==> flow/design.v <==
`timescale 1ns / 1ps
module ALUmod(
    input wire [15:0] A,
    input wire [15:0] B,
    input wire [3:0] opcode,
    output reg [15:0] S,
    input wire [3:0] opext,
    output reg [4:0] CLFZN
    );
always@(A,B,opcode,opext) 
	begin
	  casex({opcode, opext})
	    8'b0000_0101:  
		 begin
		   CLFZN = 0;
		   {CLFZN[4], S} = A + B;
			CLFZN[2] = (~A[15]&~B[15]&S[15]) | (A[15]&B[15]&~S[15]);
		 end
		 8'b0101_xxxx:  
		 begin
			CLFZN = 0;		 
		   {CLFZN[4], S} = A + B;
			CLFZN[2] = (~A[15]&~B[15]&S[15]) | (A[15]&B[15]&S[15]);
		 end
		 8'b0000_0110:  
		 begin
			CLFZN = 0;		 
		   {CLFZN[4], S} = A + B;			 
			CLFZN[2] = CLFZN[4];
		 end
		 8'b0110_xxxx:  
		 begin
			CLFZN = 0;
		   {CLFZN[4],S} = A + B;			 
			CLFZN[2] = CLFZN[4];	 
		 end
		8'b0000_1001:  
		begin
			CLFZN = 0;
			S = B - A;			
			if( A[15] != B[15] && B[15] == S[15]) CLFZN[2] = 1'b1;  
		end
		8'b1001_xxxx:  
		begin
			CLFZN = 0;
			S = B - A;			
			if( A[15] != B[15] && B[15] == S[15]) CLFZN[2] = 1'b1;  
		end 
		8'b0011_xxxx:  
		begin
			CLFZN = {1'b0,
				A > B,
				1'b0,
				A == B,
				$signed(A) > $signed(B)};
			S = 0;
		end 
		8'b1011_xxxx:  
		begin
			CLFZN = {1'b0,
						A > B,
						1'b0,
						A == B,
						$signed(A) > $signed(B)};
		   S = 0;
		end 		
		8'b0000_0001:  
		begin
		   CLFZN = 0;  
			S = A & B;
		end
		8'b0000_0010:  
		begin
			CLFZN = 0; 
			S = A | B;
		end
		8'b0000_0011:  
		begin
			CLFZN = 0;
			S = A ^ B;
		end
		8'b0000_0100:  
		begin
			CLFZN = 0;
			S = !A;
		end
		8'b0000_1100:  
		begin
			CLFZN = 0;
			S = A << 1;
		end
		8'b0000_1110:  
		begin
			CLFZN = 0;
			S = A >> 1;
		end
		8'b1110_xxxx:  
		begin
			CLFZN = 0;
			S = A >> 1;
		end
		8'b0000_0111:  
		begin
			CLFZN = 0;
			S = {A[14:0], A[0]};
		end
		8'b0000_1000:  
		begin
			CLFZN = 0;
			S = {A[15], A[15:1]};
		end
		8'b0000_1101:  
		begin
			CLFZN = 0;
			S = A;
		end
		8'b1000_xxxx:  
		begin
			CLFZN = 0;
			S = A;
		end
		8'b0111_xxxx:  
		begin
			CLFZN = 0;
			S = {A[15:8],B[7:0]};
		end
		default:
		begin
			CLFZN = 0;
			S = 0;
		end
	  endcase
	end
endmodule
`timescale 1ns / 1ps
module BusMux(
    input [1:0] Select,
    input [15:0] InputA,
    input [15:0] InputB,
    input [15:0] InputC,
	 input [15:0] InputD,
    output reg [15:0] Output
    );
	always @(*)
	begin
		case(Select)
			2'h0: Output = InputA;
			2'h1: Output = InputB;
			2'h2: Output = InputC;
			2'h3: Output = InputD;
		endcase
	end
endmodule
module Mux2(
    input [0:0] Select,
    input [15:0] InputA,
    input [15:0] InputB,
    output reg [15:0] Output
    );
	always @(*)
	begin
		case(Select)
			2'h0: Output = InputA;
			2'h1: Output = InputB;
		endcase
	end
endmodule
`timescale 1ns / 1ps
module program_counter(
    input Clock,
    input Reset,
    input increment,
	 input [7:0] In,
    input [15:0] ImmIn,
    input WriteEnable,
    output reg [15:0] PC
    );
always @(posedge Clock, negedge Reset)
begin
	if(~Reset)
		begin
		PC <= 16'H0000;
		end
	else if(WriteEnable == 1'b1)
		begin
		PC <= ImmIn;
		end
	else if(increment == 1'b1)
		begin
		PC <= PC + In;
		PC <= {PC[15],PC[15:0]} + {{9{In[7]}},In[7:0]};
		end
	else
		begin
		PC <= PC;
		end
end
endmodule
`timescale 1ns / 1ps
module Processor_Status_Register(
	 input clock,
	 input reset,
	 input enable,
    input [4:0] CZLFM_in,
    output reg[4:0] CZLFN_out 
    );
always@(posedge clock, negedge reset)
begin
	if (~reset)
		CZLFN_out <= 0;
	else	
	if (enable)
		CZLFN_out <= CZLFM_in;
end
endmodule
`timescale 1ns / 1ps
module Reg16(
    input Clock,
    input Reset,
    input Write,
    input [15:0] In,
    output reg [15:0] Out
    );
	always @(posedge Clock, negedge Reset)
	begin
		if (~Reset)
			Out <= 0;
		else if (Write)
			Out <= In;
	end
endmodule
`timescale 1ns / 1ps
module RegFile2(
    input Clock,
    input Reset,
    input WriteEnable,
    input [3:0] SelectInput,
    input [3:0] SelectA,
    input [3:0] SelectB,
    input [15:0] In,
    output [15:0] A,
    output [15:0] B
    ); 
	 reg [15:0] registers [15:0];
	 always @(posedge Clock, negedge Reset)
	 begin
		if (~Reset)
		begin
		registers[0] <= 16'h0000;
		registers[1] <= 16'h0000;
		registers[2] <= 16'h0000;
		registers[3] <= 16'h0000;
		registers[4] <= 16'h0000;
		registers[5] <= 16'h0000;
		registers[6] <= 16'h0000;
		registers[7] <= 16'h0000;
		registers[8] <= 16'h0000;
		registers[9] <= 16'h0000;
		registers[10] <= 16'h0000;
		registers[11] <= 16'h0000;
		registers[12] <= 16'h0000;
		registers[13] <= 16'h0000;
		registers[14] <= 16'h0000;
		registers[15] <= 16'h0000; 
		end
		else
		begin
			if (WriteEnable)
				registers[SelectInput] <= In;
		end
	end 
	assign A = registers[SelectA];
	assign B = registers[SelectB];
endmodule
`timescale 1ns / 1ps
module SystemClock(
    input Clock,
    input Reset,
    output reg [15:0] Time
    );
	reg [15:0] count;
	always @(posedge Clock, negedge Reset)
	begin
		if (~Reset)
			begin
				Time <= 0;
				count <= 0;
			end
		else
			begin
				if (count > 16'h61a8)
					begin
						Time <= Time + 16'h0001;
						count <= 16'h0000;
					end
				else
					count <= count + 16'h0001;
			end
	end
endmodule
`timescale 1ns / 1ps
module CPU_Controller(
    input Clock,
    input Reset,
    input [15:0] INS,
    input [4:0] PSR,
	 input [7:0] GamePad,
	 input [15:0] SerialDataIn,
	 input SerialValid,
	 input [15:0] Time,
    output reg [3:0] OpCode,
    output reg [3:0] OpExt,
    output reg RegWrite,
    output reg [3:0] RegIn,
    output reg [3:0] RegA,
    output reg [3:0] RegB,
    output reg [15:0] Immediate,
	 output reg [7:0] PCImmediate,
    output reg [1:0] SelALU,
    output reg SelMEM,
    output reg MemRW,
    output reg PCWrite,
    output reg PCIncrement,
    output reg PCReset,
    output reg IRReset,
    output reg IRWrite,
    output reg PSRReset,
	 output reg PSREnable,
	 output reg VGAS_R,
	 output reg VGAS_E,
	 output reg VGAR_R,
	 output reg VGAR_E,
	 output reg SerialWrite,
	 output reg SerialRead
    );
	 reg state;
	always@(posedge Clock, negedge Reset)
	begin
		if (~Reset)
		begin
			state <= 0;
		end
		else
		begin
			state <= ~state;
		end
	end
	always@(*)
	begin
		if (~Reset)
		begin
			OpCode = 0;
			OpExt = 0;
			RegWrite = 0;
			RegA = 0;
			RegB = 0; 
			RegIn = 0;
			Immediate = 0; 
			PCImmediate = 0;
			SelALU = 0;
			SelMEM = 0;
			MemRW = 0;
			PCWrite = 0; 
			PCIncrement = 0;
			PCReset = 0;
			IRReset = 0;
			IRWrite = 0;
			PSRReset = 0;
			PSREnable = 0;
		   VGAS_R = 0;
	      VGAS_E = 0;
	      VGAR_R = 0;
	      VGAR_E = 0;
	      SerialWrite = 0;
			SerialRead = 0;
		end
		else  
		begin
		if (~state)
		begin
			OpCode = 0;
			OpExt = 0;
			RegWrite = 0;
			RegA = 0;
			RegB = 0; 
			RegIn = 0;
			Immediate = 0; 
			PCImmediate = 0;
			SelALU = 0;
			SelMEM = 1;
			MemRW = 0;
			IRWrite = 1;
			PCWrite = 0;
			PCIncrement = 0;
			PCReset = 1;
			IRReset = 1;
			PSRReset = 1;
			PSREnable = 0;
			VGAS_R = 1;
	      VGAS_E = 0;
	      VGAR_R = 1;
	      VGAR_E = 0;
	      SerialWrite = 0;
			SerialRead = 0;
		end
		else
			begin
				PSREnable = 1;
			casex (INS[15:0])
				16'b0000_xxxx_xxxx_xxxx:
					begin
						OpCode = INS[15:12];
						OpExt = INS[11:8];
						RegWrite = 1'b1; 
						RegIn = INS[3:0];
						RegA = INS[7:4];
						RegB = INS[3:0];
						PCImmediate = 8'h01; 
						Immediate = 16'h0000; 
						SelALU = 2'b01; 
						SelMEM = 1'b0; 
						MemRW = 1'b0;
						IRWrite = 1'b0;
						PCWrite = 1'b0;
						PCIncrement = 1'b1; 
						PCReset = 1'b1;
						IRReset = 1'b1;
						PSRReset = 1'b1;
						VGAS_R = 1;
						VGAS_E = 0;
						VGAR_R = 1;
						VGAR_E = 0;
						SerialWrite = 0;
						SerialRead = 0;	
					end
				16'b0001_0000_xxxx_xxxx:
				begin
						OpCode = 4'h0;
						OpExt = 4'h0;
						RegWrite = 1'b0; 
						RegIn = 4'b0;
						RegA = 4'b0;
						RegB = 4'b0;
						if(PSR[1] == 1 || PSR[0] == 1)
							PCImmediate = 8'h01;
						else
							PCImmediate = 8'h02; 
						Immediate = 16'h0000; 
						SelALU = 2'b01; 
						SelMEM = 1'b0; 
						MemRW = 1'b0;
						IRWrite = 1'b0;
						PCWrite = 1'b0;
						PCIncrement = 1'b1; 
						PCReset = 1'b1;
						IRReset = 1'b1;
						PSRReset = 1'b1;
						VGAS_R = 1;
						VGAS_E = 0;
						VGAR_R = 1;
						VGAR_E = 0;
						SerialWrite = 0;
						SerialRead = 0;
				end
				16'b0001_0001_xxxx_xxxx:
				begin
						OpCode = 4'h0;
						OpExt = 4'h0;
						RegWrite = 1'b0; 
						RegIn = 4'b0;
						RegA = 4'b0;
						RegB = 4'b0;
						if(PSR[3] == 1 || PSR[1] == 1)
							PCImmediate = 8'h01;
						else
							PCImmediate = 8'h02; 
						Immediate = 16'h0000; 
						SelALU = 2'b01; 
						SelMEM = 1'b0; 
						MemRW = 1'b0;
						IRWrite = 1'b0;
						PCWrite = 1'b0;
						PCIncrement = 1'b1; 
						PCReset = 1'b1;
						IRReset = 1'b1;
						PSRReset = 1'b1;
						VGAS_R = 1;
						VGAS_E = 0;
						VGAR_R = 1;
						VGAR_E = 0;
						SerialWrite = 0;
						SerialRead = 0;	
				end
				16'b0001_0010_xxxx_xxxx:
				begin
						OpCode = 4'h0;
						OpExt = 4'h0;
						RegWrite = 1'b0; 
						RegIn = 4'b0;
						RegA = 4'b0;
						RegB = 4'b0;
						if(PSR[1] == 1)
							PCImmediate = 8'h01;
						else
							PCImmediate = 8'h02; 
						Immediate = 16'h0000; 
						SelALU = 2'b01; 
						SelMEM = 1'b0; 
						MemRW = 1'b0;
						IRWrite = 1'b0;
						PCWrite = 1'b0;
						PCIncrement = 1'b1; 
						PCReset = 1'b1;
						IRReset = 1'b1;
						PSRReset = 1'b1;
						VGAS_R = 1;
						VGAS_E = 0;
						VGAR_R = 1;
						VGAR_E = 0;
						SerialWrite = 0;
						SerialRead = 0;	
				end
				16'b0001_0011_xxxx_xxxx:
				begin
						OpCode = 4'h0;
						OpExt = 4'h0;
						RegWrite = 1'b0; 
						RegIn = 4'b0;
						RegA = 4'b0;
						RegB = 4'b0;
						if(PSR[1] == 0 && PSR[0] == 0)
							PCImmediate = 8'h01;
						else
							PCImmediate = 8'h02; 
						Immediate = 16'h0000; 
						SelALU = 2'b01; 
						SelMEM = 1'b0; 
						MemRW = 1'b0;
						IRWrite = 1'b0;
						PCWrite = 1'b0;
						PCIncrement = 1'b1; 
						PCReset = 1'b1;
						IRReset = 1'b1;
						PSRReset = 1'b1;
						VGAS_R = 1;
						VGAS_E = 0;
						VGAR_R = 1;
						VGAR_E = 0;
						SerialRead = 0;
						SerialWrite = 0;						
				end
				16'b0001_0100_xxxx_xxxx:
				begin
						OpCode = 4'h0;
						OpExt = 4'h0;
						RegWrite = 1'b0; 
						RegIn = 4'b0;
						RegA = 4'b0;
						RegB = 4'b0;
						if(PSR[3] == 0)
							PCImmediate = 8'h01;
						else
							PCImmediate = 8'h02; 
						Immediate = 16'h0000; 
						SelALU = 2'b01; 
						SelMEM = 1'b0; 
						MemRW = 1'b0;
						IRWrite = 1'b0;
						PCWrite = 1'b0;
						PCIncrement = 1'b1; 
						PCReset = 1'b1;
						IRReset = 1'b1;
						PSRReset = 1'b1;
						VGAS_R = 1;
						VGAS_E = 0;
						VGAR_R = 1;
						VGAR_E = 0;
						SerialRead = 0;
						SerialWrite = 0;						
				end				
				16'b0011_xxxx_xxxx_xxxx:
				begin 
						OpCode = INS[15:12];
						OpExt = INS[11:8];
						RegWrite = 1'b0;
						RegIn = 4'h0;
						RegA = INS[7:4];
						RegB = INS[3:0];
						PCImmediate = 8'h01;
						Immediate = 16'h0000; 
						SelALU = 2'b01; 
						SelMEM = 1'b0; 
						MemRW = 1'b0;
						IRWrite = 1'b0;
						PCWrite = 1'b0;
						PCIncrement = 1'b1; 
						PCReset = 1'b1;
						IRReset = 1'b1;
						PSRReset = 1'b1;
						VGAS_R = 1;
						VGAS_E = 0;
						VGAR_R = 1;
						VGAR_E = 0;
						SerialRead = 0;
						SerialWrite = 0;						
				end
				16'b0101_xxxx_xxxx_xxxx:
				begin
						OpCode = INS[15:12];
						OpExt = INS[11:8];
						RegWrite = 1'b1;
						RegIn = INS[3:0];
						RegA = 4'h0;
						RegB = INS[3:0];
						PCImmediate = 8'h01;
						Immediate = {{8{INS[11]}},INS[11:4]}; 
						SelALU = 2'b00; 
						SelMEM = 1'b0; 
						MemRW = 1'b0;
						IRWrite = 1'b0;
						PCWrite = 1'b0;
						PCIncrement = 1'b1; 
						PCReset = 1'b1;
						IRReset = 1'b1;
						PSRReset = 1'b1;
						VGAS_R = 1;
						VGAS_E = 0;
						VGAR_R = 1;
						VGAR_E = 0;
						SerialRead = 0;
						SerialWrite = 0;						
				end
				16'b0110_xxxx_xxxx_xxxx:
				begin
						OpCode = INS[15:12];
						OpExt = INS[11:8];
						RegWrite = 1'b1;
						RegIn = INS[3:0];
						RegA = 4'h0;
						RegB = INS[3:0];
						PCImmediate = 8'h01;
						Immediate = {{8{1'b0}},INS[11:4]}; 
						SelALU = 2'b00; 
						SelMEM = 1'b0; 
						MemRW = 1'b0;
						IRWrite = 1'b0;
						PCWrite = 1'b0;
						PCIncrement = 1'b1; 
						PCReset = 1'b1;
						IRReset = 1'b1;
						PSRReset = 1'b1;
						VGAS_R = 1;
						VGAS_E = 0;
						VGAR_R = 1;
						VGAR_E = 0;
						SerialRead = 0;
						SerialWrite = 0;						
				end
				16'b0111_xxxx_xxxx_xxxx:
				begin
						OpCode = INS[15:12];
						OpExt = INS[11:8];
						RegWrite = 1'b1;
						RegIn = INS[3:0];
						RegA = 4'h0;
						RegB = INS[3:0];
						PCImmediate = 8'h01;
						Immediate = {INS[11:4],{8{1'b0}}}; 
						SelALU = 2'b00; 
						SelMEM = 1'b0; 
						MemRW = 1'b0;
						IRWrite = 1'b0;
						PCWrite = 1'b0;
						PCIncrement = 1'b1; 
						PCReset = 1'b1;
						IRReset = 1'b1;
						PSRReset = 1'b1;
						VGAS_R = 1;
						VGAS_E = 0;
						VGAR_R = 1;
						VGAR_E = 0;
						SerialRead = 0;
						SerialWrite = 0;						
				end		
				16'b1000_xxxx_xxxx_xxxx:
				begin
						OpCode = INS[15:12];
						OpExt = INS[11:8];
						RegWrite = 1'b1;
						RegIn = INS[3:0];
						RegA = 4'h0;
						RegB = INS[3:0];
						PCImmediate = 8'h01;
						Immediate = {{8{1'b0}},INS[11:4]}; 
						SelALU = 2'b00; 
						SelMEM = 1'b0; 
						MemRW = 1'b0;
						IRWrite = 1'b0;
						PCWrite = 1'b0;
						PCIncrement = 1'b1; 
						PCReset = 1'b1;
						IRReset = 1'b1;
						PSRReset = 1'b1;
						VGAS_R = 1;
						VGAS_E = 0;
						VGAR_R = 1;
						VGAR_E = 0;
						SerialRead = 0;
						SerialWrite = 0;						
				end
				16'b1001_xxxx_xxxx_xxxx:
				begin
						OpCode = INS[15:12];
						OpExt = INS[11:8];
						RegWrite = 1'b1;
						RegIn = INS[3:0];
						RegA = 4'h0;
						RegB = INS[3:0];
						PCImmediate = 8'h01;
						Immediate = {{8{INS[11]}},INS[11:4]}; 
						SelALU = 2'b00; 
						SelMEM = 1'b0; 
						MemRW = 1'b0;
						IRWrite = 1'b0;
						PCWrite = 1'b0;
						PCIncrement = 1'b1; 
						PCReset = 1'b1;
						IRReset = 1'b1;
						PSRReset = 1'b1;
						VGAS_R = 1;
						VGAS_E = 0;
						VGAR_R = 1;
						VGAR_E = 0;
						SerialRead = 0;
						SerialWrite = 0;						
				end
				16'b1010_0000_xxxx_xxxx:
				begin
						OpCode = 4'h0;
						OpExt = 4'h0;
						RegWrite = 1'b0; 
						RegIn = 4'b0;
						RegA = 4'b0;
						RegB = 4'b0;
						if(PSR[1] == 1 || PSR[0] == 1)
							PCImmediate = INS[7:0];
						else
							PCImmediate = 8'h01; 
						Immediate = 16'h0000; 
						SelALU = 2'b01; 
						SelMEM = 1'b0; 
						MemRW = 1'b0;
						IRWrite = 1'b0;
						PCWrite = 1'b0;
						PCIncrement = 1'b1; 
						PCReset = 1'b1;
						IRReset = 1'b1;
						PSRReset = 1'b1;
						VGAS_R = 1;
						VGAS_E = 0;
						VGAR_R = 1;
						VGAR_E = 0;
						SerialRead = 0;
						SerialWrite = 0;						
				end
				16'b1010_0001_xxxx_xxxx:
				begin
						OpCode = 4'h0;
						OpExt = 4'h0;
						RegWrite = 1'b0; 
						RegIn = 4'b0;
						RegA = 4'b0;
						RegB = 4'b0;
						if(PSR[3] == 1 || PSR[1] == 1)
							PCImmediate = INS[7:0];
						else
							PCImmediate = 8'h01; 
						Immediate = 16'h0000; 
						SelALU = 2'b01; 
						SelMEM = 1'b0; 
						MemRW = 1'b0;
						IRWrite = 1'b0;
						PCWrite = 1'b0;
						PCIncrement = 1'b1; 
						PCReset = 1'b1;
						IRReset = 1'b1;
						PSRReset = 1'b1;
						VGAS_R = 1;
						VGAS_E = 0;
						VGAR_R = 1;
						VGAR_E = 0;
						SerialRead = 0;
						SerialWrite = 0;						
				end
				16'b1010_0010_xxxx_xxxx:
				begin
						OpCode = 4'h0;
						OpExt = 4'h0;
						RegWrite = 1'b0; 
						RegIn = 4'b0;
						RegA = 4'b0;
						RegB = 4'b0;
						if(PSR[1] == 1)
							PCImmediate = INS[7:0];
						else
							PCImmediate = 8'h01; 
						Immediate = 16'h0000; 
						SelALU = 2'b01; 
						SelMEM = 1'b0; 
						MemRW = 1'b0;
						IRWrite = 1'b0;
						PCWrite = 1'b0;
						PCIncrement = 1'b1; 
						PCReset = 1'b1;
						IRReset = 1'b1;
						PSRReset = 1'b1;
						VGAS_R = 1;
						VGAS_E = 0;
						VGAR_R = 1;
						VGAR_E = 0;
						SerialRead = 0;
						SerialWrite = 0;						
				end
				16'b1010_0011_xxxx_xxxx:
				begin
						OpCode = 4'h0;
						OpExt = 4'h0;
						RegWrite = 1'b0; 
						RegIn = 4'b0;
						RegA = 4'b0;
						RegB = 4'b0;
						if(PSR[1] == 0 && PSR[0] == 0)
							PCImmediate = INS[7:0];
						else
							PCImmediate = 8'h01; 
						Immediate = 16'h0000; 
						SelALU = 2'b01; 
						SelMEM = 1'b0; 
						MemRW = 1'b0;
						IRWrite = 1'b0;
						PCWrite = 1'b0;
						PCIncrement = 1'b1; 
						PCReset = 1'b1;
						IRReset = 1'b1;
						PSRReset = 1'b1;
						VGAS_R = 1;
						VGAS_E = 0;
						VGAR_R = 1;
						VGAR_E = 0;
						SerialRead = 0;
						SerialWrite = 0;						
				end
				16'b1010_0100_xxxx_xxxx:
				begin
						OpCode = 4'h0;
						OpExt = 4'h0;
						RegWrite = 1'b0; 
						RegIn = 4'b0;
						RegA = 4'b0;
						RegB = 4'b0;
						if(PSR[3] == 0)
							PCImmediate = INS[7:0];
						else
							PCImmediate = 8'h01; 
						Immediate = 16'h0000; 
						SelALU = 2'b01; 
						SelMEM = 1'b0; 
						MemRW = 1'b0;
						IRWrite = 1'b0;
						PCWrite = 1'b0;
						PCIncrement = 1'b1; 
						PCReset = 1'b1;
						IRReset = 1'b1;
						PSRReset = 1'b1;
						VGAS_R = 1;
						VGAS_E = 0;
						VGAR_R = 1;
						VGAR_E = 0;
						SerialRead = 0;
						SerialWrite = 0;						
				end
				16'b1010_0101_xxxx_xxxx:
				begin
						OpCode = 4'h0;
						OpExt = 4'h0;
						RegWrite = 1'b0; 
						RegIn = 4'b0;
						RegA = 4'b0;
						RegB = 4'b0;
						PCImmediate = INS[7:0]; 
						Immediate = 16'h0000; 
						SelALU = 2'b01; 
						SelMEM = 1'b0; 
						MemRW = 1'b0;
						IRWrite = 1'b0;
						PCWrite = 1'b0;
						PCIncrement = 1'b1; 
						PCReset = 1'b1;
						IRReset = 1'b1;
						PSRReset = 1'b1;
						VGAS_R = 1;
						VGAS_E = 0;
						VGAR_R = 1;
						VGAR_E = 0;
						SerialRead = 0;
						SerialWrite = 0;						
				end				
				16'b1100_0000_xxxx_xxxx:
				begin
						OpCode = 4'b0000;
						OpExt = 4'b1101;
						RegWrite = 1'b0; 
						RegIn = 4'b0;
						RegA = INS[7:4];
						RegB = 4'b0;
						PCImmediate = 8'h00;
						Immediate = 16'h0000; 
						SelALU = 2'b01; 
						SelMEM = 1'b0; 
						MemRW = 1'b0;
						IRWrite = 1'b0;
						PCWrite = 1'b1;
						PCIncrement = 1'b0; 
						PCReset = 1'b1;
						IRReset = 1'b1;
						PSRReset = 1'b1;
						VGAS_R = 1;
						VGAS_E = 0;
						VGAR_R = 1;
						VGAR_E = 0;
						SerialRead = 0;
						SerialWrite = 0;						
				end
				16'b1100_0001_xxxx_xxxx:
				begin
						OpCode = 4'b0000;
						OpExt = 4'b1101;
						RegWrite = 1'b1; 
						RegIn = INS[3:0];
						RegA = 4'b0;
						RegB = 4'b0;
						PCImmediate = 8'h01;
						Immediate = 16'h0000; 
						SelALU = 2'b11; 
						SelMEM = 1'b0; 
						MemRW = 1'b0;
						IRWrite = 1'b0;
						PCWrite = 1'b0;
						PCIncrement = 1'b1; 
						PCReset = 1'b1;
						IRReset = 1'b1;
						PSRReset = 1'b1;
						VGAS_R = 1;
						VGAS_E = 0;
						VGAR_R = 1;
						VGAR_E = 0;
						SerialRead = 0;
						SerialWrite = 0;						
				end
				16'b1011_xxxx_xxxx_xxxx:
				begin 
						OpCode = INS[15:12];
						OpExt = INS[11:8];
						RegWrite = 1'b0;
						RegIn = 4'h0;
						RegA = INS[7:4];
						RegB = INS[3:0];
						PCImmediate = 8'h01;
						Immediate = {{8{INS[11]}},INS[11:4]}; 
						SelALU = 2'b00; 
						SelMEM = 1'b0; 
						MemRW = 1'b0;
						IRWrite = 1'b0;
						PCWrite = 1'b0;
						PCIncrement = 1'b1; 
						PCReset = 1'b1;
						IRReset = 1'b1;
						PSRReset = 1'b1;
						VGAS_R = 1;
						VGAS_E = 0;
						VGAR_R = 1;
						VGAR_E = 0;
						SerialRead = 0;
						SerialWrite = 0;						
				end
				16'b0100_0000_XXXX_XXXX:
				begin
						OpCode = 4'b0000;
						OpExt = 4'b1101;
						RegWrite = 1'b1;
						RegIn = INS[3:0];
						RegA = 4'h0;
						RegB = INS[7:4];
						PCImmediate = 8'h01;
						Immediate = 16'h0000; 
						SelALU = 2'b10; 
						SelMEM = 1'b0; 
						MemRW = 1'b0;
						IRWrite = 1'b0;
						PCWrite = 1'b0;
						PCIncrement = 1'b1; 
						PCReset = 1'b1;
						IRReset = 1'b1;
						PSRReset = 1'b1;
						VGAS_R = 1;
						VGAS_E = 0;
						VGAR_R = 1;
						VGAR_E = 0;
						SerialRead = 0;
						SerialWrite = 0;						
				end
				16'b0100_0001_XXXX_XXXX:
				begin
						OpCode = 4'b0000;
						OpExt = 4'b1101;
						RegWrite = 1'b0;
						RegIn = 4'h0;
						RegA = INS[3:0];
						RegB = INS[7:4];
						PCImmediate = 8'h01;
						Immediate = 16'h0000; 
						SelALU = 2'b01; 
						SelMEM = 1'b0; 
						MemRW = 1'b1;
						IRWrite = 1'b1;
						PCWrite = 1'b0;
						PCIncrement = 1'b1; 
						PCReset = 1'b1;
						IRReset = 1'b1;
						PSRReset = 1'b1;
						VGAS_R = 1;
						VGAS_E = 0;
						VGAR_R = 1;
						VGAR_E = 0;
						SerialRead = 0;
						SerialWrite = 0;						
				end
				16'b1101_0000_xxxx_xxxx:
				begin
						OpCode = 4'b0000;
						OpExt = 4'b1101;
						RegWrite = 1'b0;
						RegIn = 4'h0;
						RegA = INS[7:4];
						RegB = 4'h0;
						PCImmediate = 8'h01;
						Immediate = 16'h0000; 
						SelALU = 2'b01; 
						SelMEM = 1'b0; 
						MemRW = 1'b0;
						IRWrite = 1'b0;
						PCWrite = 1'b0;
						PCIncrement = 1'b1; 
						PCReset = 1'b1;
						IRReset = 1'b1;
						PSRReset = 1'b1;
						VGAS_R = 1;
						VGAS_E = 1;
						VGAR_R = 1;
						VGAR_E = 0;
						SerialRead = 0;
						SerialWrite = 0;						
				end	
				16'b1101_0001_xxxx_xxxx:
				begin
						OpCode = 4'b0000;
						OpExt = 4'b1101;
						RegWrite = 1'b0;
						RegIn = 4'h0;
						RegA = INS[7:4];
						RegB = 4'h0;
						PCImmediate = 8'h01;
						Immediate = 16'h0000; 
						SelALU = 2'b01; 
						SelMEM = 1'b0; 
						MemRW = 1'b0;
						IRWrite = 1'b0;
						PCWrite = 1'b0;
						PCIncrement = 1'b1; 
						PCReset = 1'b1;
						IRReset = 1'b1;
						PSRReset = 1'b1;
						VGAS_R = 1;
						VGAS_E = 0;
						VGAR_R = 1;
						VGAR_E = 1;
						SerialRead = 0;
						SerialWrite = 0;						
				end	
				16'b1101_0010_xxxx_xxxx:
				begin
						OpCode = 4'b0000;
						OpExt = 4'b1101;
						RegWrite = SerialValid; 
						RegIn = INS[3:0];
						RegA = 4'b0;
						RegB = 4'b0;
						if(~SerialValid)
							PCImmediate = 8'h01;
						else
							PCImmediate = 8'h02; 
						Immediate = SerialDataIn; 
						SelALU = 2'b00; 
						SelMEM = 1'b0; 
						MemRW = 1'b0;
						IRWrite = 1'b0;
						PCWrite = 1'b0;
						PCIncrement = 1'b1; 
						PCReset = 1'b1;
						IRReset = 1'b1;
						PSRReset = 1'b1;
						VGAS_R = 1;
						VGAS_E = 0;
						VGAR_R = 1;
						VGAR_E = 0;
						SerialRead = 1;
						SerialWrite = 0;						
				end
				16'b1101_0011_xxxx_xxxx:
				begin
						OpCode = 4'b0000;
						OpExt = 4'b1101;
						RegWrite = 1'b0; 
						RegIn = 4'b0;
						RegA = INS[7:4];
						RegB = 4'b0;
						PCImmediate = 8'h01; 
						Immediate = 16'h0000; 
						SelALU = 2'b01; 
						SelMEM = 1'b0; 
						MemRW = 1'b0;
						IRWrite = 1'b0;
						PCWrite = 1'b0;
						PCIncrement = 1'b1; 
						PCReset = 1'b1;
						IRReset = 1'b1;
						PSRReset = 1'b1;
						VGAS_R = 1;
						VGAS_E = 0;
						VGAR_R = 1;
						VGAR_E = 0;
						SerialRead = 0;
						SerialWrite = 1;						
				end				
				16'b1101_0100_xxxx_xxxx:
				begin
						OpCode = 4'b0000;
						OpExt = 4'b1101;
						RegWrite = 1'b1;
						RegIn = INS[3:0];
						RegA = 4'h0;
						RegB = 4'h0;
						PCImmediate = 8'h01;
						Immediate = {8'h00,GamePad[7:0]}; 
						SelALU = 2'b00; 
						SelMEM = 1'b0; 
						MemRW = 1'b0;
						IRWrite = 1'b0;
						PCWrite = 1'b0;
						PCIncrement = 1'b1; 
						PCReset = 1'b1;
						IRReset = 1'b1;
						PSRReset = 1'b1;
						VGAS_R = 1;
						VGAS_E = 0;
						VGAR_R = 1;
						VGAR_E = 0;
						SerialRead = 0;
						SerialWrite = 0;						
				end
				16'b1101_0101_xxxx_xxxx:
				begin
						OpCode = 4'b0000;
						OpExt = 4'b1101;
						RegWrite = 1'b1;
						RegIn = INS[3:0];
						RegA = 4'h0;
						RegB = 4'h0;
						PCImmediate = 8'h01;
						Immediate = Time; 
						SelALU = 2'b00; 
						SelMEM = 1'b0; 
						MemRW = 1'b0;
						IRWrite = 1'b0;
						PCWrite = 1'b0;
						PCIncrement = 1'b1; 
						PCReset = 1'b1;
						IRReset = 1'b1;
						PSRReset = 1'b1;
						VGAS_R = 1;
						VGAS_E = 0;
						VGAR_R = 1;
						VGAR_E = 0;
						SerialRead = 0;
						SerialWrite = 0;						
				end								
				16'bXXXX_XXXX_XXXX_XXXX:
				begin
						OpCode = 0;
						OpExt = 0;
						RegWrite = 1'b0;
						RegIn = 0;
						RegA = 0;
						RegB = 0;
						PCImmediate = 8'h01;
						Immediate = {{8{1'b1}},INS[11:4]}; 
						SelALU = 2'b00; 
						SelMEM = 2'b00; 
						MemRW = 1'b0;
						IRWrite = 1'b0;
						PCWrite = 1'b0;
						PCIncrement = 1'b1; 
						PCReset = 1'b1;
						IRReset = 1'b1;
						PSRReset = 1'b1;
						VGAS_R = 1;
						VGAS_E = 0;
						VGAR_R = 1;
						VGAR_E = 0;
						SerialRead = 0;
						SerialWrite = 0;						
				end
			endcase
			end
		end
	end
endmodule
`timescale 1ns / 1ps
module CPU(
    input Clock,
    input Reset,
    input [15:0] Mem_Data,
	 input SerialValid,
	 input [15:0] SerialDataIn,
	 input [7:0] GamePad,
    output [15:0] Mem_Addr,
    output Mem_Write,
    output [15:0] Data_Out,
	 output [15:0] VGA_Start,
	 output [15:0] VGA_Row,
	 output SerialSend,
	 output SerialRead,
	 output [15:0] SerialDataOut
    );
	 wire [15:0] INS_TO_CPU;
	 wire [4:0] PSR_TO_CPU;
	 wire [3:0] OpCode;
	 wire [3:0] OpExt;
	 wire [3:0] RegIn;
	 wire [3:0] RegA;
	 wire [3:0] RegB;
	 wire [15:0] Immediate;
	 wire [7:0] PCImmediate;
	 wire [1:0] SelALU;
	 wire [15:0] A_to_Mux;
	 wire [15:0] A_to_ALU;
	 wire [15:0] B;
	 wire [15:0] S;
	 wire [15:0] PC_OUT;
	 wire [4:0] ALU_TO_PSR;
	 wire [15:0] Time;
	 CPU_Controller CPU_Control(Clock, Reset, INS_TO_CPU, PSR_TO_CPU, 
											GamePad, SerialDataIn, SerialValid, Time,
											OpCode, OpExt, RegWrite, RegIn, RegA, RegB, 
											Immediate, PCImmediate, SelALU, SelMEM, 
											Mem_Write, PCWrite, PCIncrement, 
											PCReset, IRReset, IRWrite, PSRReset, PSREnable,
											VGAS_R, VGAS_E, VGAR_R, VGAR_E,
											SerialSend, SerialRead);
	 RegFile2 rf(Clock, Reset, RegWrite, RegIn, RegA, RegB, S, A_to_Mux, B);
	 ALUmod brain(A_to_ALU, B, OpCode, S, OpExt, ALU_TO_PSR);
	 BusMux alu_mux(SelALU, Immediate, A_to_Mux, Mem_Data, PC_OUT, A_to_ALU);
	 Mux2 mem_mux(SelMEM, B, PC_OUT, Mem_Addr);
	 program_counter pc(Clock, PCReset, PCIncrement, PCImmediate, S, PCWrite, PC_OUT);
	 Processor_Status_Register psr( Clock, PSRReset, PSREnable, ALU_TO_PSR, PSR_TO_CPU);
	 Reg16 InstructionRegister( Clock, IRReset,IRWrite, Mem_Data, INS_TO_CPU);
	 Reg16 VGASRegister( Clock, VGAS_R, VGAS_E, S, VGA_Start);
	 Reg16 VGARRegister( Clock, VGAR_R, VGAR_E, S, VGA_Row);
	 SystemClock timer(Clock, Reset, Time);
	 assign Data_Out = S;
	 assign SerialDataOut = S;
endmodule
### Reports on CPU

The steps from the RTL of CPU to its reports follow in flow order.
Line numbers count from 1 in the design file above.
Cell names lack the library's common part.
Not given: -

* design top: CPU
* clock: Clock
* standard-cell library: sky130hd
* corner: tt_025C_1v80

### After elaboration

Counts by Yosys on the flattened word-level netlist (proc, flatten, opt, wreduce). Print and check cells are left out.

* flip-flop bits (word level): 357
* input port bits: 43
* word-level cells: 269

* add/subtract/negate cells: 5
* order comparisons: 3
* eq/ne operators: 99
* multiplexer cells: 78
* bitwise logic cells: 17
* reduce/logical cells: 43

Operator list (number)
* case mux 16 bit (select 16 bit): 2
* case mux 16 bit (select 12 bit): 1
* equality test 4 bit with constant B: 31
* equality test 8 bit with constant B: 14
* case mux 16 bit (select 7 bit): 1
* case mux 8 bit (select 13 bit): 1
* two-way mux 16 bit: 5
* equality test 4 x 3 -> 1 bit with constant B: 18
* case mux 16 bit (select 4 bit): 1
* two-way mux 8 bit: 7
* two-way mux 4 bit: 12
* equality test 8 x 4 -> 1 bit with constant B: 5
* equality test 8 x 5 -> 1 bit with constant B: 5
* adder 16 x 1 -> 16 bit with constant B: 2
* greater-than comparator 16 bit: 2
* AND reduction 2 bit: 16
* equality test 4 x 2 -> 1 bit with constant B: 8
* equality test 8 x 3 -> 1 bit with constant B: 4
* case mux 16 bit (select 2 bit): 1
* two-way mux 1 bit: 32
* case mux 4 bit (select 2 bit): 3
* OR reduction 10 bit: 2
* OR reduction 20 bit: 1
* OR reduction 18 bit: 1
* two-way mux 2 bit: 9
* adder 16 x 16 -> 17 bit: 1
* greater-than comparator 16 x 15 -> 1 bit with constant B: 1
* subtractor 16 bit: 1

Not listed: further kinds 31, cells in them 58.

### Longest topological paths

Longest topological path by Yosys (ltp), each cell counted once; first at word level (registers and memories cut), then after technology mapping (sequential cells cut; the memories' decode and read muxes count).

* depth in word-level cells: 13
* ABC_AREA: 0
* depth in mapped cells: 30
* depth with buffers taken out: 25

### Synthesis result

Source: synth_stat.txt of the flow (Yosys; design flattened, memories mapped). It holds for the ABC_AREA given above (unset counts as 0); a run with the other value may have another netlist.
Totals and module areas in this step are rounded.

Cell types
* dfrtp_1: number 356, area in all 8.91E+03 µm²
* mux2_2: number 128, area in all 1.44E+03 µm²
* a21oi_1: number 213, area in all 1.07E+03 µm²
* ha_1: number 82, area in all 1.03E+03 µm²
* nor2_1: number 260, area in all 975.936 µm²
* o21ai_0: number 169, area in all 845.811 µm²
* nand2_1: number 205, area in all 769.488 µm²
* a22oi_1: number 100, area in all 750.72 µm²
* clkbuf_1: number 163, area in all 611.837 µm²
* a222oi_1: number 47, area in all 470.451 µm²
* a221oi_1: number 39, area in all 341.578 µm²
* nand3_1: number 68, area in all 340.326 µm²
* inv_1: number 88, area in all 330.317 µm²
* a22o_1: number 28, area in all 245.235 µm²
* and3_1: number 38, area in all 237.728 µm²
* nand4_1: number 32, area in all 200.192 µm²
* nor3_1: number 38, area in all 190.182 µm²
* xnor2_1: number 20, area in all 175.168 µm²

Not listed: further types 83, cells in them 571.

* mapped cells: 2645
* synthesis area: 23500 µm²
* area of sequential cells: 8910 µm²
* flip-flop cells: 356
* buffer cells: 227

The figures by module come from a second, unflattened synthesis with its own total; it is not the netlist above.

* cell total of the unflattened synthesis: 2391
* area total of the unflattened synthesis: 24900 µm²

Rows give one instance, submodules left out.

By module
* RegFile2: instances 1, cells 1170, area 13800 µm²
* ALUmod: instances 1, cells 505, area 3570 µm²
* Reg16: instances 3, cells 34, area 649 µm²
* CPU_Controller: instances 1, cells 236, area 1540 µm²
* SystemClock: instances 1, cells 139, area 1530 µm²
* program_counter: instances 1, cells 175, area 1500 µm²
* BusMux: instances 1, cells 20, area 424 µm²
* Mux2: instances 1, cells 18, area 249 µm²
* Processor_Status_Register: instances 1, cells 10, area 181 µm²
* CPU: instances 1, cells 16, area 120 µm²

### Timing after synthesis

OpenSTA on the mapped netlist: ideal clock, no wires. The path of least setup slack (recovery checks aside). Input and output delay are each 20% of the period. Register names are those of the netlist, which keeps one name where synthesis merged equal registers.

* path kind: input to output
* start point: input Reset
* end point: output SerialDataOut[14]
* period: 13.0 ns
* external input delay: 2.600 ns
* external output delay: 2.600 ns
* time at the first pin: 2.600 ns
* data arrival time: 8.193 ns
* required time: 10.400 ns
* setup slack: 2.207 ns
* path delay: 5.593 ns
* stages on the path: 28
* buffers on the path: 7
* period reached after synthesis: 10.793 ns

"path delay" is the arrival time less input delay plus setup time.
A path that ends at an output port has no setup time.
"stages on the path": output pins that drive a net of the path, with the launching flip-flop's if there is one; two outputs of one cell count as two.
"period reached after synthesis" is the clock period less the worst setup slack; recovery checks do not enter. This is arithmetic on one report: input and output delays are still those of the set period (20% each).
The rows between start and end are the longest chain of elaborated cells between them; the timing report does not say that the signal goes this way. Where chains are equally long, one stands for them.
A line is the first line of the expression or statement that the cell stems from. Yosys adds cells for indexed reads and writes and turns some case tables into memories.

* cells stage by stage: clkbuf_1 > and2_1 > buf_2 > nand2_1 > a311o_1 > a21oi_1 > buf_2 > buf_1 > a22oi_1 > o22a_1 > a31o_2 > inv_1 > ha_1 > inv_1 > fa_1 > nor2b_1 > o21ai_0 > a21oi_1 > o211ai_1 > a2111oi_0 > o31ai_1 > o31ai_1 > o221a_2 > o2111a_1 > clkbuf_1 > clkbuf_1 > inv_1 > buf_4
* length of the longest elaborated chain: 6
* elaborated cells between the ends (all ways): 73

Ends and longest elaborated chain, post-synthesis
* from (decl): line 1231 `input Reset,`
* two-way mux 4 bit: line 350 `if (~Reset)`
* equality test 4 bit: line 272 `assign A = registers[SelectA];`
* case mux 16 bit (select 16 bit): line 272
* case mux 16 bit (select 4 bit): line 146 `case(Select)`
* subtractor 16 bit: line 40 `S = B - A;`
* case mux 16 bit (select 12 bit): line 12 `casex({opcode, opext})`
* to (decl): line 1243 `output [15:0] SerialDataOut`

### Worst path after layout

Path of least setup slack in the final report of job 1 (OpenROAD, finished layout, wires in). Where an end is a register, its clock arrival counts in the times.

* path kind: input to output
* start point: input Reset
* end point: output Data_Out[15]
* period: 13.0 ns
* external input delay: 2.60 ns
* external output delay: 2.60 ns
* time at the first pin: 2.60 ns
* data arrival time: 9.56 ns
* required time: 10.40 ns
* setup slack: 0.84 ns
* stages on the path: 24
* buffers on the path: 4

The rows between start and end are the longest chain of elaborated cells between them; the timing report does not say that the signal goes this way. Where chains are equally long, one stands for them.

* cells stage by stage: buf_8 > nand2_2 > nor4_1 > o21ai_1 > and2_1 > buf_8 > buf_4 > a22oi_1 > a21o_1 > or4b_1 > nand2_1 > inv_1 > ha_1 > nor2b_1 > o21a_1 > o21bai_1 > a21oi_1 > a41oi_1 > a211o_1 > o21ai_0 > a2111oi_0 > o21ai_0 > nand4_1 > clkdlybuf4s50_1
* length of the longest elaborated chain: 6
* elaborated cells between the ends (all ways): 73

Ends and longest elaborated chain, after layout
* from (decl): line 1231 `input Reset,`
* two-way mux 4 bit: line 350 `if (~Reset)`
* equality test 4 bit: line 272 `assign A = registers[SelectA];`
* case mux 16 bit (select 16 bit): line 272
* case mux 16 bit (select 4 bit): line 146 `case(Select)`
* subtractor 16 bit: line 40 `S = B - A;`
* case mux 16 bit (select 12 bit): line 12 `casex({opcode, opext})`
* to (decl): line 1238 `output [15:0] Data_Out,`

==> results <==
3 stored runs of CPU in the flow (synthesis by Yosys, layout by OpenROAD, sky130hd cells), in arbitrary order. Constraints: input delay and output delay 20% of the set period each, output load 0.01 pF.
"period achieved" is the run's clock period less its worst setup slack. It is reckoned from that one timing run; input and output delays stay at 20% of the period that was set.
"critical path time" means the part of the period allowed to the worst setup path (the constraints hold back 20% at inputs and 20% at outputs) less its slack; where the path has registers, the arrival times of their clocks count too.
Results are given in rounded form.

### Job 1

Settings: `CAP_MARGIN=35`, `CORE_MARGIN=5`, `CORE_UTILIZATION=38`, `MAX_ROUTING_LAYER=met4`, `PLACE_DENSITY=0.6`, `SLEW_MARGIN=15`, `period_ns=13.0`

- Worst hold slack in the final report: 0.480 ns
- Synthesized cell area: 23500 µm²
- Smallest setup slack: 0.835 ns
- Critical path time: 6.96 ns
- Class of the worst setup path: input to output
- Die size: 66900 µm²
- Final utilization: 44.8 %
- Period achieved: 12.165 ns

### Job 2

Settings: `CORE_ASPECT_RATIO=0.97`, `CORE_UTILIZATION=62`, `CTS_CLUSTER_DIAMETER=352`, `GPL_TIMING_DRIVEN=0`, `MIN_ROUTING_LAYER=met1`, `PLACE_DENSITY=0.59`, `SETUP_SLACK_MARGIN=0.6`, `SLEW_MARGIN=25`, `period_ns=7.14`, `CAP_MARGIN=20`, `CORE_MARGIN=2`

Incomplete, routing halted on GRT-0232.

### Job 3

Settings: `ABC_AREA=1`, `CAP_MARGIN=0`, `CELL_PAD_IN_SITES_GLOBAL_PLACEMENT=2`, `CORE_ASPECT_RATIO=0.71`, `CORE_MARGIN=2`, `CORE_UTILIZATION=71`, `CTS_CLUSTER_DIAMETER=218`, `CTS_CLUSTER_SIZE=35`, `SETUP_SLACK_MARGIN=0.37`, `TNS_END_PERCENT=15`, `period_ns=11.0`, `SLEW_MARGIN=20`

Incomplete, placement halted on GPL-0301.
